==> flow/design.v <==
module add_op(input [31:0] A, input [31:0] B, output [31:0] result);
    assign result = A + B;
endmodule
module sub_op(input [31:0] A, input [31:0] B, output [31:0] result);
    assign result = A - B;
endmodule
module and_op(input [31:0] A, input [31:0] B, output [31:0] result);
    assign result = A & B;
endmodule
module or_op(input [31:0] A, input [31:0] B, output [31:0] result);
    assign result = A | B;
endmodule
module xor_op(input [31:0] A, input [31:0] B, output [31:0] result);
    assign result = A ^ B;
endmodule
module nor_op(input [31:0] A, input [31:0] B, output [31:0] result);
    assign result = ~(A | B);
endmodule
module not_op(input [31:0] A, output [31:0] result);
    assign result = ~A;
endmodule
module sll_op(input [31:0] A, input [31:0] B, output [31:0] result);
    assign result = A << B;
endmodule
module srl_op(input [31:0] A, input [31:0] B, output [31:0] result);
    assign result = A >> B;
endmodule
module sra_op(input [31:0] A, input [31:0] B, output [31:0] result);
    assign result = A >> B;
endmodule
module inc_op(input [31:0] A, output [31:0] result);
    assign result = A + 4;
endmodule
module dec_op(input [31:0] A, output [31:0] result);
    assign result = A - 4;
endmodule
module slt_op(input [31:0] A, input [31:0] B, output [31:0] result);
    assign result = (A < B) ? 32'b1 : 32'b0;
endmodule
module sgt_op(input [31:0] A, input [31:0] B, output [31:0] result);
    assign result = (A > B) ? 32'b1 : 32'b0;
endmodule
module lui_op(input [31:0] B, output [31:0] result);
    assign result = {B[15:0], 16'b0};
endmodule
module alu(
    input [31:0] A,
    input [31:0] B,
    input [3:0] opcode,
    output [31:0] result
);
    wire [31:0] add_result;
    wire [31:0] sub_result;
    wire [31:0] and_result;
    wire [31:0] or_result;
    wire [31:0] xor_result;
    wire [31:0] nor_result;
    wire [31:0] not_result;
    wire [31:0] sll_result;
    wire [31:0] srl_result;
    wire [31:0] sra_result;
    wire [31:0] inc_result;
    wire [31:0] dec_result;
    wire [31:0] slt_result;
    wire [31:0] sgt_result;
    wire [31:0] lui_result;
    add_op add(A, B, add_result);
    sub_op sub(A, B, sub_result);
    and_op and_gate(A, B, and_result);
    or_op or_gate(A, B, or_result);
    xor_op xor_gate(A, B, xor_result);
    nor_op nor_gate(A, B, nor_result);
    not_op not_gate(A, not_result);
    sll_op sll(A, B,sll_result);
    srl_op srl(A, B,srl_result);
    sra_op sra(A, B,sra_result);
    inc_op inc(A,  inc_result);
    dec_op dec(A, dec_result);
    slt_op slt(A, B, slt_result);
    sgt_op sgt(A, B, sgt_result);
    lui_op lui(B, lui_result);
    assign result = (opcode == 4'b0000) ? add_result : 
                    (opcode == 4'b0001) ? sub_result :
                    (opcode == 4'b0010) ? and_result :
                    (opcode == 4'b0011) ? or_result :
                    (opcode == 4'b0100) ? xor_result :
                    (opcode == 4'b0101) ? nor_result :
                    (opcode == 4'b0110) ? not_result :
                    (opcode == 4'b0111) ? sll_result :
                    (opcode == 4'b1000) ? srl_result :
                    (opcode == 4'b1001) ? sra_result :
                    (opcode == 4'b1010) ? inc_result :
                    (opcode == 4'b1011) ? dec_result :
                    (opcode == 4'b1100) ? slt_result :
                    (opcode == 4'b1101) ? sgt_result :
                    (opcode == 4'b1110) ? lui_result : 32'b0;
endmodule
module register_bank(
    input clk,
    input rst,
    input [3:0] read_reg1,
    input [3:0] read_reg2,
    input [3:0] write_reg,
    input [31:0] write_data,
    input write_enable,
    output reg [31:0] data_out1,
    output reg [31:0] data_out2,
    output [15:0] output_display
);
    reg [31:0] registers [15:0];  
    reg [15:0] out_display_reg;
    integer i;
    always @(posedge clk or posedge rst) begin
        if (rst) begin
            for (i = 0; i < 16; i = i + 1)
                registers[i] <= (i == 0 || i == 15) ? 32'd0 : i * 10;
        end else if (write_enable) begin
            registers[write_reg] <= write_data;  
        end
    end
    always @(*) begin
        data_out1 = registers[read_reg1];
        data_out2 = registers[read_reg2];
    end
    always @(posedge clk) begin
        out_display_reg <= registers[write_reg][15:0];  
    end
    assign output_display = out_display_reg;
endmodule
module top_processor(
    input clk,
    input rst,
    input [3:0] rx,      
    input [3:0] ry,      
    input [3:0] rz,      
    input [3:0] op,      
    input write_en,      
    output [31:0] result_out   
);
    wire [31:0] operand1;
    wire [31:0] operand2;
    wire [31:0] alu_result;
    reg [31:0] result_reg;
    always @(posedge clk or posedge rst) begin
        if (rst)
            result_reg <= 32'b0;
        else
            result_reg <= alu_result;
    end
    register_bank reg_bank(
        .clk(clk),
        .rst(rst),
        .read_reg1(ry),
        .read_reg2(rz),
        .write_reg(rx),
        .write_data(alu_result),
        .write_enable(write_en),
        .data_out1(operand1),
        .data_out2(operand2),
        .output_display()
    );
    alu alu_unit(
        .A(operand1),
        .B(operand2),
        .opcode(op),
        .result(alu_result)
    );
    assign result_out = result_reg;
endmodule
[Reports on top_processor]
Each step is given for the RTL above and for the edited RTL.
"before" refers to lines of the RTL above, "after" to lines of the edited file.
"difference" is "after" less "before", of the values as shown.
Cell names lack the library's common part.
Not given: -
Set-up
  top module: top_processor
  clock input: clk
  library: sky130hd
  library corner: tt_025C_1v80

[Diff]
Unified diff, file above to edited file.
The edit is scripted: it alters the design's behaviour and was not made to optimise anything.
begin of diff
@@ -142,10 +142,5 @@
     wire [31:0] alu_result;
     reg [31:0] result_reg;
-    always @(posedge clk or posedge rst) begin
-        if (rst)
-            result_reg <= 32'b0;
-        else
-            result_reg <= alu_result;
-    end
+    always @(*) result_reg = alu_result;
     register_bank reg_bank(
         .clk(clk),
end of diff

[Word level]
Source: Yosys, flattened and elaborated. Widths are those after wreduce. Registers that Yosys merges into a memory's read port (data or address) are not register bits. Print and check cells do not count. Equal cells are merged and count once.
Bit counts
  register bits after elaboration: before 544, after 512, difference -32
  elaborated cells: before 128, after 127, difference -1
Operators by class
  add/subtract/negate cells: before 4, after 4, difference 0
  magnitude comparators: before 2, after 2, difference 0
  equality and inequality tests: before 59, after 59, difference 0
  shift operators: before 2, after 2, difference 0
  multiplexer cells: before 19, after 19, difference 0
  bitwise gates (word level): before 5, after 5, difference 0
  reductions and logical operators: before 20, after 20, difference 0
Operator list
  4-bit equality test with constant B: before 31, after 31, difference 0
  4-bit by 3-bit equality test with 1-bit output with constant B: before 16, after 16, difference 0
  2-bit AND reduction: before 16, after 16, difference 0
  32-bit two-way mux: before 15, after 15, difference 0
  4-bit by 2-bit equality test with 1-bit output with constant B: before 8, after 8, difference 0
  4-bit by 1-bit equality test with 1-bit output with constant B: before 4, after 4, difference 0
  4-bit logical NOT: before 4, after 4, difference 0
  1-bit two-way mux: before 2, after 2, difference 0
  32-bit NOT: before 2, after 2, difference 0
  32-bit case mux with 16-bit select: before 2, after 2, difference 0
  32-bit by 3-bit adder with 32-bit output with constant B: before 1, after 1, difference 0
  32-bit adder: before 1, after 1, difference 0
  32-bit AND: before 1, after 1, difference 0
  32-bit > comparator: before 1, after 1, difference 0
  32-bit < comparator: before 1, after 1, difference 0
  32-bit bitwise OR: before 1, after 1, difference 0
  32-bit by 32-bit << shifter with 32-bit output: before 1, after 1, difference 0
  32-bit by 32-bit right shift with 32-bit output: before 1, after 1, difference 0
  32-bit by 3-bit subtractor with 32-bit output with constant B: before 1, after 1, difference 0
  32-bit subtractor: before 1, after 1, difference 0
  32-bit XOR: before 1, after 1, difference 0

[Logic depth]
Yosys ltp: most cells in a row. Word level: on the elaborated netlist, between registers, memories and ports. Mapped: between sequential cells and ports; inverters and the memories' decode and read muxes count.
Depth
  word-level depth: before 18, after 18, difference 0
  ABC_AREA: before 0, after 0
  depth in mapped cells: before 29, after 26, difference -3

[After synthesis]
Source: synth_stat.txt of the flow (Yosys; design flattened, memories mapped). It holds for the ABC_AREA given above (unset counts as 0); a run with the other value may have another netlist.
Mapped netlist
  mapped cells: before 4842, after 4764, difference -78
  cell area after synthesis (mm^2): before 0.0417863, after 0.0422042, difference +0.0004179
  flip-flop cells: before 544, after 512, difference -32
Cell types
  nor2_1: before 391, after 297, difference -94
  a21oi_1: before 314, after 238, difference -76
  mux2_2: before 293, after 367, difference +74
  mux2i_1: before 169, after 224, difference +55
  o31ai_1: before 12, after 59, difference +47
  nand3b_1: before 77, after 41, difference -36
  buf_6: before 34, after 68, difference +34
  dfrtp_1: before 501, after 469, difference -32
  clkbuf_1: before 211, after 179, difference -32
  o21ai_0: before 338, after 311, difference -27
  a31oi_1: before 89, after 67, difference -22
  o21ai_1: before 29, after 51, difference +22
  dlygate4sd1_1: before 22, after 0, difference -22
  o211ai_1: before 60, after 39, difference -21
  nor3_1: before 104, after 87, difference -17
  buf_4: before 66, after 50, difference -16
  or2_2: before 31, after 16, difference -15
  a22oi_1: before 115, after 101, difference -14
The list need not be complete.
By module: a second synthesis without flattening, with its own total; a netlist apart from the flattened one above.
Unflattened totals
  cell total of the unflattened synthesis: before 5315, after 5282, difference -33
  area (unflattened synthesis) (mm^2): before 0.0494925, after 0.0486879, difference -0.0008046
Each row is one instance without its submodules.
Modules, before
  register_bank: times used 1, cells 2722, area 0.0297723 mm^2, seq. area 0.0131864 mm^2
  alu: times used 1, cells 715, area 0.0048409 mm^2, seq. area 0 mm^2
  sll_op: times used 1, cells 239, area 0.0020795 mm^2, seq. area 0 mm^2
  sra_op: times used 1, cells 224, area 0.0019644 mm^2, seq. area 0 mm^2
  srl_op: times used 1, cells 224, area 0.0019644 mm^2, seq. area 0 mm^2
  sub_op: times used 1, cells 264, area 0.001848 mm^2, seq. area 0 mm^2
  add_op: times used 1, cells 250, area 0.0017942 mm^2, seq. area 0 mm^2
  sgt_op: times used 1, cells 144, area 0.0010422 mm^2, seq. area 0 mm^2
  slt_op: times used 1, cells 140, area 0.0010135 mm^2, seq. area 0 mm^2
  top_processor: times used 1, cells 33, area 0.0008045 mm^2, seq. area 0.0008008 mm^2
  dec_op: times used 1, cells 84, area 0.0006231 mm^2, seq. area 0 mm^2
  inc_op: times used 1, cells 83, area 0.0005806 mm^2, seq. area 0 mm^2
  xor_op: times used 1, cells 32, area 0.0002803 mm^2, seq. area 0 mm^2
  lui_op: times used 1, cells 33, area 0.000244 mm^2, seq. area 0 mm^2
before: Further modules, not shown: 4.
Modules, after
  register_bank: times used 1, cells 2722, area 0.0297723 mm^2, seq. area 0.0131864 mm^2
  alu: times used 1, cells 715, area 0.0048409 mm^2, seq. area 0 mm^2
  sll_op: times used 1, cells 239, area 0.0020795 mm^2, seq. area 0 mm^2
  sra_op: times used 1, cells 224, area 0.0019644 mm^2, seq. area 0 mm^2
  srl_op: times used 1, cells 224, area 0.0019644 mm^2, seq. area 0 mm^2
  sub_op: times used 1, cells 264, area 0.001848 mm^2, seq. area 0 mm^2
  add_op: times used 1, cells 250, area 0.0017942 mm^2, seq. area 0 mm^2
  sgt_op: times used 1, cells 144, area 0.0010422 mm^2, seq. area 0 mm^2
  slt_op: times used 1, cells 140, area 0.0010135 mm^2, seq. area 0 mm^2
  dec_op: times used 1, cells 84, area 0.0006231 mm^2, seq. area 0 mm^2
  inc_op: times used 1, cells 83, area 0.0005806 mm^2, seq. area 0 mm^2
  xor_op: times used 1, cells 32, area 0.0002803 mm^2, seq. area 0 mm^2
  lui_op: times used 1, cells 33, area 0.000244 mm^2, seq. area 0 mm^2
  and_op: times used 1, cells 32, area 0.0002002 mm^2, seq. area 0 mm^2
after: Further modules, not shown: 4.

[Worst setup path after synthesis]
Path of least setup slack by OpenSTA after synthesis, without wires, with an ideal clock, recovery checks aside; 20% of the period is set as input and as output delay. Where synthesis merged equal registers, the netlist keeps one of their names.
Path post-synthesis
  kind: before input to register, after input to output
  from: before input ry[0], after input rz[1]
  to: before register reg_bank.registers[0][0], after output result_out[31]
  period (ns): before 8.0, after 8.0, difference 0.0
  external input delay (ns): before 1.600, after 1.600, difference 0.000
  external output delay (ns): after 1.600
  time at the first pin (ns): before 1.600, after 1.600, difference 0.000
  arrival time (ns): before 6.907, after 6.441, difference -0.466
  required time (ns): before 7.867, after 6.400, difference -1.467
  setup slack (ns): before 0.960, after -0.041, difference -1.001
  path delay (ns): before 5.440, after 4.841, difference -0.599
  stages: before 24, after 22, difference -2
  buffers on the path: before 7, after 7, difference 0
  synthesis period reached (ns): before 7.04, after 8.041, difference +1.001
"path delay" = arrival - input delay + setup time.
A path that ends at an output port has no setup time.
"stages" counts driving pins, that of a launching flip-flop among them; a cell with two outputs on the path counts twice.
"synthesis period reached" is the clock period less the worst setup slack; recovery checks do not enter. This is arithmetic on one report: input and output delays are still those of the set period (20% each).
Between the ends stands the longest chain of elaborated cells between them, by number of cells; it is not shown to be the way that was timed. Of several equally long chains one is given.
Each line given opens the expression or statement behind the cell; cells for indexed reads and writes are added by Yosys, which also makes memories of some case tables.
Between the ends, post-synthesis, before
  cells stage by stage: buf_6 > buf_6 > buf_6 > nor2b_1 > buf_2 > a22oi_1 > o211ai_1 > or4_1 > and2_1 > clkbuf_1 > ha_1 > clkbuf_1 > or3_1 > or4_1 > or3_1 > nor4_1 > o21ai_1 > a31oi_1 > nor2_2 > o21ai_1 > mux2_2 > a311oi_2 > buf_2 > a21oi_1
  length of the longest elaborated chain: 18
  elaborated cells between the ends (all ways): 46
  those cells by class: add/sub (4); compare (2); eq/ne (15); shift (2); mux (17); logic (5); reduce/logical (1)
RTL lines, path post-synthesis, before
  start: declaration: RTL line 134  | input [3:0] ry,
  4-bit equality test: RTL line 122  | data_out1 = registers[read_reg1];
  32-bit case mux with 16-bit select: RTL line 122
  32-bit > comparator: RTL line 41  | assign result = (A > B) ? 32'b1 : 32'b0;
  1-bit two-way mux: RTL line 41
  32-bit two-way mux: RTL line 95  | (opcode == 4'b1101) ? sgt_result :
  32-bit two-way mux: RTL line 94  | (opcode == 4'b1100) ? slt_result :
  32-bit two-way mux: RTL line 93  | (opcode == 4'b1011) ? dec_result :
  [4 not listed]
  32-bit two-way mux: RTL line 88  | (opcode == 4'b0110) ? not_result :
  32-bit two-way mux: RTL line 87  | (opcode == 4'b0101) ? nor_result :
  32-bit two-way mux: RTL line 86  | (opcode == 4'b0100) ? xor_result :
  32-bit two-way mux: RTL line 85  | (opcode == 4'b0011) ? or_result :
  32-bit two-way mux: RTL line 84  | (opcode == 4'b0010) ? and_result :
  32-bit two-way mux: RTL line 83  | (opcode == 4'b0001) ? sub_result :
  32-bit two-way mux: RTL line 82  | assign result = (opcode == 4'b0000) ? add_result :
  end: assignment: RTL line 116  | registers[i] <= (i == 0 || i == 15) ? 32'd0 : i * 10;
  end: assignment: RTL line 118  | registers[write_reg] <= write_data;
  end: declaration: RTL line 110  | reg [31:0] registers [15:0];
Between the ends, post-synthesis, after
  cells stage by stage: buf_6 > buf_6 > and2_1 > clkbuf_1 > a221o_1 > and3_1 > o32ai_2 > inv_1 > buf_2 > buf_2 > buf_2 > ha_1 > a311o_1 > a21oi_1 > a21oi_1 > o31ai_1 > nand4_1 > and3_1 > a311oi_2 > xnor2_1 > buf_6 > o21ai_0
  length of the longest elaborated chain: 17
  elaborated cells between the ends (all ways): 40
  those cells by class: add/sub (2); eq/ne (15); shift (2); mux (16); logic (4); reduce/logical (1)
RTL lines, path post-synthesis, after
  start: declaration: RTL line 135  | input [3:0] rz,
  4-bit equality test: RTL line 123  | data_out2 = registers[read_reg2];
  32-bit case mux with 16-bit select: RTL line 123
  32-bit two-way mux: RTL line 96  | (opcode == 4'b1110) ? lui_result : 32'b0;
  32-bit two-way mux: RTL line 95  | (opcode == 4'b1101) ? sgt_result :
  32-bit two-way mux: RTL line 94  | (opcode == 4'b1100) ? slt_result :
  32-bit two-way mux: RTL line 93  | (opcode == 4'b1011) ? dec_result :
  32-bit two-way mux: RTL line 92  | (opcode == 4'b1010) ? inc_result :
  [3 not listed]
  32-bit two-way mux: RTL line 88  | (opcode == 4'b0110) ? not_result :
  32-bit two-way mux: RTL line 87  | (opcode == 4'b0101) ? nor_result :
  32-bit two-way mux: RTL line 86  | (opcode == 4'b0100) ? xor_result :
  32-bit two-way mux: RTL line 85  | (opcode == 4'b0011) ? or_result :
  32-bit two-way mux: RTL line 84  | (opcode == 4'b0010) ? and_result :
  32-bit two-way mux: RTL line 83  | (opcode == 4'b0001) ? sub_result :
  32-bit two-way mux: RTL line 82  | assign result = (opcode == 4'b0000) ? add_result :
  end: declaration: RTL line 138  | output [31:0] result_out

[Path in the finished layout]
From the final timing report of each run of set A: the path of least setup slack in the routed layout; clock arrival at registers is part of the times.
Path post-layout
  kind: before input to register, after input to output
  from: before input ry[2], after input rz[0]
  to: before register reg_bank.registers[1][0], after output result_out[19]
  period (ns): before 8.0, after 8.0, difference 0.0
  external input delay (ns): before 1.60, after 1.60, difference 0.00
  external output delay (ns): after 1.60
  time at the first pin (ns): before 1.60, after 1.60, difference 0.00
  arrival time (ns): before 8.30, after 6.50, difference -1.80
  required time (ns): before 8.53, after 6.40, difference -2.13
  setup slack (ns): before 0.23, after -0.10, difference -0.33
  stages: before 19, after 20, difference +1
  buffers on the path: before 4, after 10, difference +6
Between the ends stands the longest chain of elaborated cells between them, by number of cells; it is not shown to be the way that was timed. Of several equally long chains one is given.
Between the ends, post-layout, before
  cells stage by stage: buf_4 > nor2b_1 > buf_4 > a22oi_1 > o2111ai_1 > o22a_1 > ha_1 > or4_1 > or3_1 > nor4_1 > o21ai_1 > a31oi_1 > nor2_2 > o21ai_1 > buf_4 > mux2_2 > a311oi_4 > buf_12 > o21ai_0
  length of the longest elaborated chain: 18
  elaborated cells between the ends (all ways): 46
  those cells by class: add/sub (4); compare (2); eq/ne (15); shift (2); mux (17); logic (5); reduce/logical (1)
RTL lines, path post-layout, before
  start: declaration: RTL line 134  | input [3:0] ry,
  4-bit equality test: RTL line 122  | data_out1 = registers[read_reg1];
  32-bit case mux with 16-bit select: RTL line 122
  32-bit > comparator: RTL line 41  | assign result = (A > B) ? 32'b1 : 32'b0;
  1-bit two-way mux: RTL line 41
  32-bit two-way mux: RTL line 95  | (opcode == 4'b1101) ? sgt_result :
  32-bit two-way mux: RTL line 94  | (opcode == 4'b1100) ? slt_result :
  32-bit two-way mux: RTL line 93  | (opcode == 4'b1011) ? dec_result :
  [4 not listed]
  32-bit two-way mux: RTL line 88  | (opcode == 4'b0110) ? not_result :
  32-bit two-way mux: RTL line 87  | (opcode == 4'b0101) ? nor_result :
  32-bit two-way mux: RTL line 86  | (opcode == 4'b0100) ? xor_result :
  32-bit two-way mux: RTL line 85  | (opcode == 4'b0011) ? or_result :
  32-bit two-way mux: RTL line 84  | (opcode == 4'b0010) ? and_result :
  32-bit two-way mux: RTL line 83  | (opcode == 4'b0001) ? sub_result :
  32-bit two-way mux: RTL line 82  | assign result = (opcode == 4'b0000) ? add_result :
  end: assignment: RTL line 116  | registers[i] <= (i == 0 || i == 15) ? 32'd0 : i * 10;
  end: assignment: RTL line 118  | registers[write_reg] <= write_data;
  end: declaration: RTL line 110  | reg [31:0] registers [15:0];
Between the ends, post-layout, after
  cells stage by stage: buf_12 > bufbuf_16 > and2_1 > a22oi_1 > o221ai_1 > o32ai_4 > buf_12 > buf_4 > buf_4 > nand2_1 > buf_4 > nor3_1 > a21oi_1 > a21oi_1 > buf_4 > a211oi_2 > buf_4 > a221oi_4 > buf_12 > clkdlybuf4s50_1
  length of the longest elaborated chain: 17
  elaborated cells between the ends (all ways): 40
  those cells by class: add/sub (2); eq/ne (15); shift (2); mux (16); logic (4); reduce/logical (1)
RTL lines, path post-layout, after
  start: declaration: RTL line 135  | input [3:0] rz,
  4-bit equality test: RTL line 123  | data_out2 = registers[read_reg2];
  32-bit case mux with 16-bit select: RTL line 123
  32-bit two-way mux: RTL line 96  | (opcode == 4'b1110) ? lui_result : 32'b0;
  32-bit two-way mux: RTL line 95  | (opcode == 4'b1101) ? sgt_result :
  32-bit two-way mux: RTL line 94  | (opcode == 4'b1100) ? slt_result :
  32-bit two-way mux: RTL line 93  | (opcode == 4'b1011) ? dec_result :
  32-bit two-way mux: RTL line 92  | (opcode == 4'b1010) ? inc_result :
  [3 not listed]
  32-bit two-way mux: RTL line 88  | (opcode == 4'b0110) ? not_result :
  32-bit two-way mux: RTL line 87  | (opcode == 4'b0101) ? nor_result :
  32-bit two-way mux: RTL line 86  | (opcode == 4'b0100) ? xor_result :
  32-bit two-way mux: RTL line 85  | (opcode == 4'b0011) ? or_result :
  32-bit two-way mux: RTL line 84  | (opcode == 4'b0010) ? and_result :
  32-bit two-way mux: RTL line 83  | (opcode == 4'b0001) ? sub_result :
  32-bit two-way mux: RTL line 82  | assign result = (opcode == 4'b0000) ? add_result :
  end: declaration: RTL line 138  | output [31:0] result_out

[Flow runs]
Runs of the flow (Yosys, OpenROAD) on both versions; the two runs of a pair have the same settings. The constraints put input and output delay at 20% of the set period each and load the outputs with 0.01 pF.
Settings, set A
  CORE_UTILIZATION: 40
  period_ns: 8.0
  CAP_MARGIN: 20
  CORE_MARGIN: 2
  SLEW_MARGIN: 20
Results, set A
  area of the synthesized netlist (mm^2): before 0.0417863, after 0.0422042, difference +0.0004179
  die area (mm^2): before 0.107066, after 0.108126, difference +0.001060
  post-route utilization: before 0.455, after 0.538, difference +0.083
  worst setup slack after layout (ns): before 0.226, after -0.096, difference -0.322
  setup total negative slack (ns): before 0.000, after -0.187, difference -0.187
  worst-case hold slack (ns): before 0.484, after 0.483, difference -0.001
  clock period achieved (ns): before 7.774, after 8.096, difference +0.322
Settings, set B
  ABC_AREA: 0
  CELL_PAD_IN_SITES_GLOBAL_PLACEMENT: 1
  CORE_ASPECT_RATIO: 0.76
  CORE_MARGIN: 10
  CORE_UTILIZATION: 31
  MAX_ROUTING_LAYER: met4
  PLACE_DENSITY: 0.78
  SETUP_SLACK_MARGIN: 1.93
  SLEW_MARGIN: 15
  period_ns: 11.0
  CAP_MARGIN: 20
Results, set B
  area of the synthesized netlist (mm^2): before 0.0417863, after 0.0422042, difference +0.0004179
  die area (mm^2): before 0.150018, after 0.151441, difference +0.001423
  post-route utilization: before 0.342, after 0.387, difference +0.045
  worst setup slack after layout (ns): before 1.852, after 1.771, difference -0.081
  setup total negative slack (ns): before 0.000, after 0.000, difference 0.000
  worst-case hold slack (ns): before 0.496, after 0.480, difference -0.016
  clock period achieved (ns): before 9.148, after 9.229, difference +0.081
"clock period achieved": clock period set for the run, less the worst setup slack. It is reckoned from that one timing run; input and output delays stay at 20% of the period that was set.
